==> flow/design.v <==
`timescale 1ns/10ps
module mm_gcd (
    clock,
    reset,
    a,
    b,
    c,
    start,
    finished
);
input clock;
input reset;
input [31:0] a;
input [31:0] b;
output [31:0] c;
reg [31:0] c;
input start;
output finished;
reg finished;
reg [31:0] y;
reg [31:0] x;
always @(posedge clock) begin: MM_GCD_RTL
    if (reset == 0) begin
        y <= 0;
        x <= 0;
        finished <= 1;
        c <= 0;
    end
    else begin
        if (start) begin
            finished <= 1'b0;
            x <= a;
            y <= b;
        end
        else begin
            if ((y == 0)) begin
                finished <= 1'b1;
                c <= x;
            end
            else if ((x > y)) begin
                x <= (x - y);
            end
            else begin
                y <= (y - x);
            end
        end
    end
end
endmodule
==> Reports on mm_gcd <==
Tool output for the design above, in the order of the flow.
Lines are those of the file above, counted from 1.
Operators: Yosys type, input widths -> output width; for muxes data width and select width s.
Cell names lack the library's common part.
{ "inputs": {"top_module": "mm_gcd", "clock_port": "clock", "library": "sky130hd", "corner": "tt_025C_1v80"} }

==> Word-level counts <==
Counts by Yosys on the flattened word-level netlist (proc, flatten, opt, wreduce; memories kept). Register bits leave out memories and registers merged into their read ports (data or address). Print and check cells are left out. Cells with the same type and inputs are merged into one.
{ "op_classes": {"add_sub_neg": 2, "cmp": 1, "equal": 2, "muxes": 8, "n_logic": 1, "reduce_and_logical": 6} }
{ "ops": {"columns": ["cell", "count"], "rows": [
  ["$mux 32", 6],
  ["$sub 32x32->32", 2],
  ["$gt 32x32->1", 1],
  ["$logic_not 32->1", 1],
  ["$reduce_and 2->1", 3],
  ["$ne 2x2->1 const B", 2],
  ["$reduce_bool 2->1", 2],
  ["$mux 1", 2],
  ["$not 1->1", 1]
]} }
{ "word_totals": {"register_bits": 97, "inputBits": 67, "output_inout_bits": 33, "word_cells": 24} }

==> Longest topological paths <==
Yosys ltp: most cells in a row. Word level: on the elaborated netlist, between registers, memories and ports. Mapped: between sequential cells and ports; inverters and the memories' decode and read muxes count.
{ "depth": {"ltp_word": 4, "abc_area": 1, "mapped_depth": 19, "ltp_nobuf": 17} }

==> Mapped cells and area <==
The flow's flattened synthesis, as Yosys stat reports it; memories are mapped. The netlist is that of the ABC_AREA named above (0 if unset); the other value can give another one.
{ "types": {"columns": ["cell_type", "count", "area_total_um2"], "rows": [
  ["nand2_1", 566, 2.12E+03],
  ["dfxtp_1", 97, 1.94E+03],
  ["inv_1", 248, 930.893],
  ["ha_1", 63, 788.256],
  ["a21oi_1", 131, 655.629],
  ["nand3_1", 102, 510.49],
  ["o21ai_0", 67, 335.322],
  ["nor2_1", 83, 311.549],
  ["xor2_1", 21, 183.926],
  ["clkbuf_1", 31, 116.362],
  ["xnor2_1", 9, 78.826],
  ["nand4_1", 11, 68.816],
  ["buf_6", 6, 67.565],
  ["buf_2", 8, 40.038],
  ["fa_1", 2, 40.038],
  ["nand2_2", 6, 37.536],
  ["o21bai_1", 5, 37.536],
  ["nand2_4", 3, 33.782]
]} }
Other cell types: 18; their cells: 50.
{ "mapped": {"cell_count": 1509, "synth_area_um2": 8632.0, "seqArea_um2": 1941.9, "ffs": 97, "n_buf": 53} }

==> Path before layout <==
Source: OpenSTA report_checks on the synthesized netlist (no wires, ideal clock, input and output delay 20% of the period each), path of least setup slack; recovery checks are left aside. Register names are those of the netlist, which keeps one name where synthesis merged equal registers.
{ "synth_path": {"path_type": "flip-flop to flip-flop", "from": "reg x[0]", "to": "reg y[12]", "tclk_ns": 5.0, "setup_ns": 0.131, "launch_ns": 0.000, "arrival_ns": 2.073, "required_ns": 4.869, "setup_slack_ns": 2.796, "delay_ns": 2.204, "path_stages": 19, "n_path_buf": 1, "period_less_setup_slack_ns": 2.204} }
"delay_ns" is the arrival time less input delay plus setup time.
"path_stages": output pins that drive a net of the path, with the launching flip-flop's if there is one; two outputs of one cell count as two.
"period_less_setup_slack_ns" is the clock period less the worst setup slack; recovery checks do not enter. This is arithmetic on one report: input and output delays are still those of the set period (20% each).
Between the ends stands the longest chain of elaborated cells between them, by number of cells; it is not shown to be the way that was timed. Of several equally long chains one is given.
A line is the first line of the expression or statement that the cell stems from. Yosys adds cells for indexed reads and writes and turns some case tables into memories.
A register here has more assigning lines than the two given.
{ "synth_between": {"path_cell_list": "dfxtp_1 > inv_1 > ha_1 > fa_1 > inv_1 > nand2_1 > nand2_1 > nand2_1 > nand2_2 > nand2_1 > nand2_2 > nand2_2 > nand2_4 > nand2_1 > nand2_1 > nand2_4 > buf_6 > nand2_1 > a21oi_2", "elab_chain_len": 4, "cone_cells": 7, "cone_lines": 4, "cone_classes": "add/sub: 1; compare: 1; eq/ne: 1; mux: 3; reduce/logical: 1"} }
{ "synth_rtl": {"columns": ["item", "line_no", "rtl"], "rows": [
  ["from (decl)", 21, "reg [31:0] x;"],
  ["from (assign)", 32, "x <= a;"],
  ["from (assign)", 41, "x <= (x - y);"],
  ["$sub 32x32->32", 44, "y <= (y - x);"],
  ["$mux 32", 40, "else if ((x > y)) begin"],
  ["$mux 32", 36, "if ((y == 0)) begin"],
  ["$mux 32", 30, "if (start) begin"],
  ["to (assign)", 33, "y <= b;"],
  ["to (assign)", 44, null],
  ["to (decl)", 20, "reg [31:0] y;"]
]} }

==> Worst path after layout <==
Path of least setup slack in the final report of run 1 (OpenROAD, finished layout, wires in). Where an end is a register, its clock arrival counts in the times.
{ "layout_path": {"path_type": "flip-flop to flip-flop", "from": "reg y[16]", "to": "reg x[23]", "tclk_ns": 5.0, "setup_ns": 0.10, "launch_ns": 0.35, "arrival_ns": 3.50, "required_ns": 5.25, "setup_slack_ns": 1.75, "path_stages": 14, "n_path_buf": 0} }
Between the ends stands the longest chain of elaborated cells between them, by number of cells; it is not shown to be the way that was timed. Of several equally long chains one is given.
A register here has more assigning lines than the two given.
{ "layout_between": {"path_cell_list": "dfxtp_1 > inv_1 > ha_1 > nand2_1 > nor2_2 > nand2_1 > nor2_2 > nand2_2 > nand2_4 > nand3_4 > nand2_4 > inv_1 > nor2_1 > nor2_1", "elab_chain_len": 4, "cone_cells": 9, "cone_lines": 4, "cone_classes": "add/sub: 1; compare: 1; eq/ne: 1; mux: 3; reduce/logical: 3"} }
{ "layout_rtl": {"columns": ["item", "line_no", "rtl"], "rows": [
  ["from (decl)", 20, "reg [31:0] y;"],
  ["from (assign)", 33, "y <= b;"],
  ["from (assign)", 44, "y <= (y - x);"],
  ["$sub 32x32->32", 41, "x <= (x - y);"],
  ["$mux 32", 40, "else if ((x > y)) begin"],
  ["$mux 32", 36, "if ((y == 0)) begin"],
  ["$mux 32", 30, "if (start) begin"],
  ["to (assign)", 32, "x <= a;"],
  ["to (assign)", 41, null],
  ["to (decl)", 21, "reg [31:0] x;"]
]} }

Ticket comment

Record of 5 stored runs of the RTL-to-layout flow on mm_gcd, platform sky130hd. The runs are unordered. Constraints: input delay and output delay 20% of the set period each, output load 0.01 pF.
"reached clock period" is the run's clock period less its worst setup slack. It is reckoned from that one timing run; input and output delays stay at 20% of the period that was set.
By "time used up by the worst setup path" is meant the share of the clock period that the worst setup path is allowed (20% is reserved at inputs, 20% at outputs), minus its slack. Clock arrival times at its registers enter into it.

==> run 1: settings <==
{ "ABC_AREA": 1, "CORE_UTILIZATION": 56, "period_ns": 5.0, "CAP_MARGIN": 20, "CORE_MARGIN": 2, "SLEW_MARGIN": 20 }
==> run 1: results <==
time used up by the worst setup path: 3.25 ns
class of the worst setup path: flip-flop to flip-flop
die footprint: 16,423.7 µm²
post-route utilization: 0.654
synthesis area: 8,632.0 µm²
setup slack of the worst path: 1.752 ns
worst hold slack in the final report: 0.489 ns
sum of negative setup slack: 0.000 ns
reached clock period: 3.248 ns
standard-cell area after routing: 9,904.5 µm²

==> run 2: settings <==
{ "ABC_AREA": 1, "CAP_MARGIN": 10, "CELL_PAD_IN_SITES_DETAIL_PLACEMENT": 2, "CELL_PAD_IN_SITES_GLOBAL_PLACEMENT": 1, "CORE_UTILIZATION": 56, "CTS_CLUSTER_DIAMETER": 376, "CTS_CLUSTER_SIZE": 71, "GPL_TIMING_DRIVEN": 0, "HOLD_SLACK_MARGIN": 0.12, "MIN_ROUTING_LAYER": "met2", "PLACE_DENSITY_LB_ADDON": 0.18, "SLEW_MARGIN": 40, "period_ns": 2.22, "CORE_MARGIN": 2 }
==> run 2: results <==
incomplete, placement halted on FLW-0024

==> run 3: settings <==
{ "SETUP_SLACK_MARGIN": 0.55, "period_ns": 3.8, "CAP_MARGIN": 20, "CORE_MARGIN": 2, "CORE_UTILIZATION": 40, "SLEW_MARGIN": 20 }
==> run 3: results <==
time used up by the worst setup path: 3.14 ns
class of the worst setup path: flip-flop to flip-flop
die footprint: 20,188.1 µm²
post-route utilization: 0.502
synthesis area: 7,627.3 µm²
setup slack of the worst path: 0.658 ns
worst hold slack in the final report: 0.454 ns
sum of negative setup slack: 0.000 ns
reached clock period: 3.142 ns
standard-cell area after routing: 9,387.8 µm²

==> run 4: settings <==
{ "ABC_AREA": 0, "CAP_MARGIN": 30, "CELL_PAD_IN_SITES_DETAIL_PLACEMENT": 0, "CELL_PAD_IN_SITES_GLOBAL_PLACEMENT": 1, "CORE_ASPECT_RATIO": 1.25, "CORE_UTILIZATION": 63, "MIN_ROUTING_LAYER": "met2", "PLACE_DENSITY_LB_ADDON": 0.0, "SETUP_SLACK_MARGIN": 0.41, "period_ns": 2.72, "CORE_MARGIN": 2, "SLEW_MARGIN": 20 }
==> run 4: results <==
incomplete, placement halted on FLW-0024

==> run 5: settings <==
{ "ABC_AREA": 1, "CAP_MARGIN": 10, "CELL_PAD_IN_SITES_DETAIL_PLACEMENT": 2, "CELL_PAD_IN_SITES_GLOBAL_PLACEMENT": 1, "CORE_UTILIZATION": 56, "CTS_CLUSTER_DIAMETER": 376, "CTS_CLUSTER_SIZE": 71, "GPL_ROUTABILITY_DRIVEN": 0, "GPL_TIMING_DRIVEN": 1, "HOLD_SLACK_MARGIN": 0.12, "MIN_ROUTING_LAYER": "met1", "PLACE_DENSITY_LB_ADDON": 0.18, "SLEW_MARGIN": 40, "period_ns": 2.22, "CORE_MARGIN": 2 }
==> run 5: results <==
incomplete, placement halted on FLW-0024
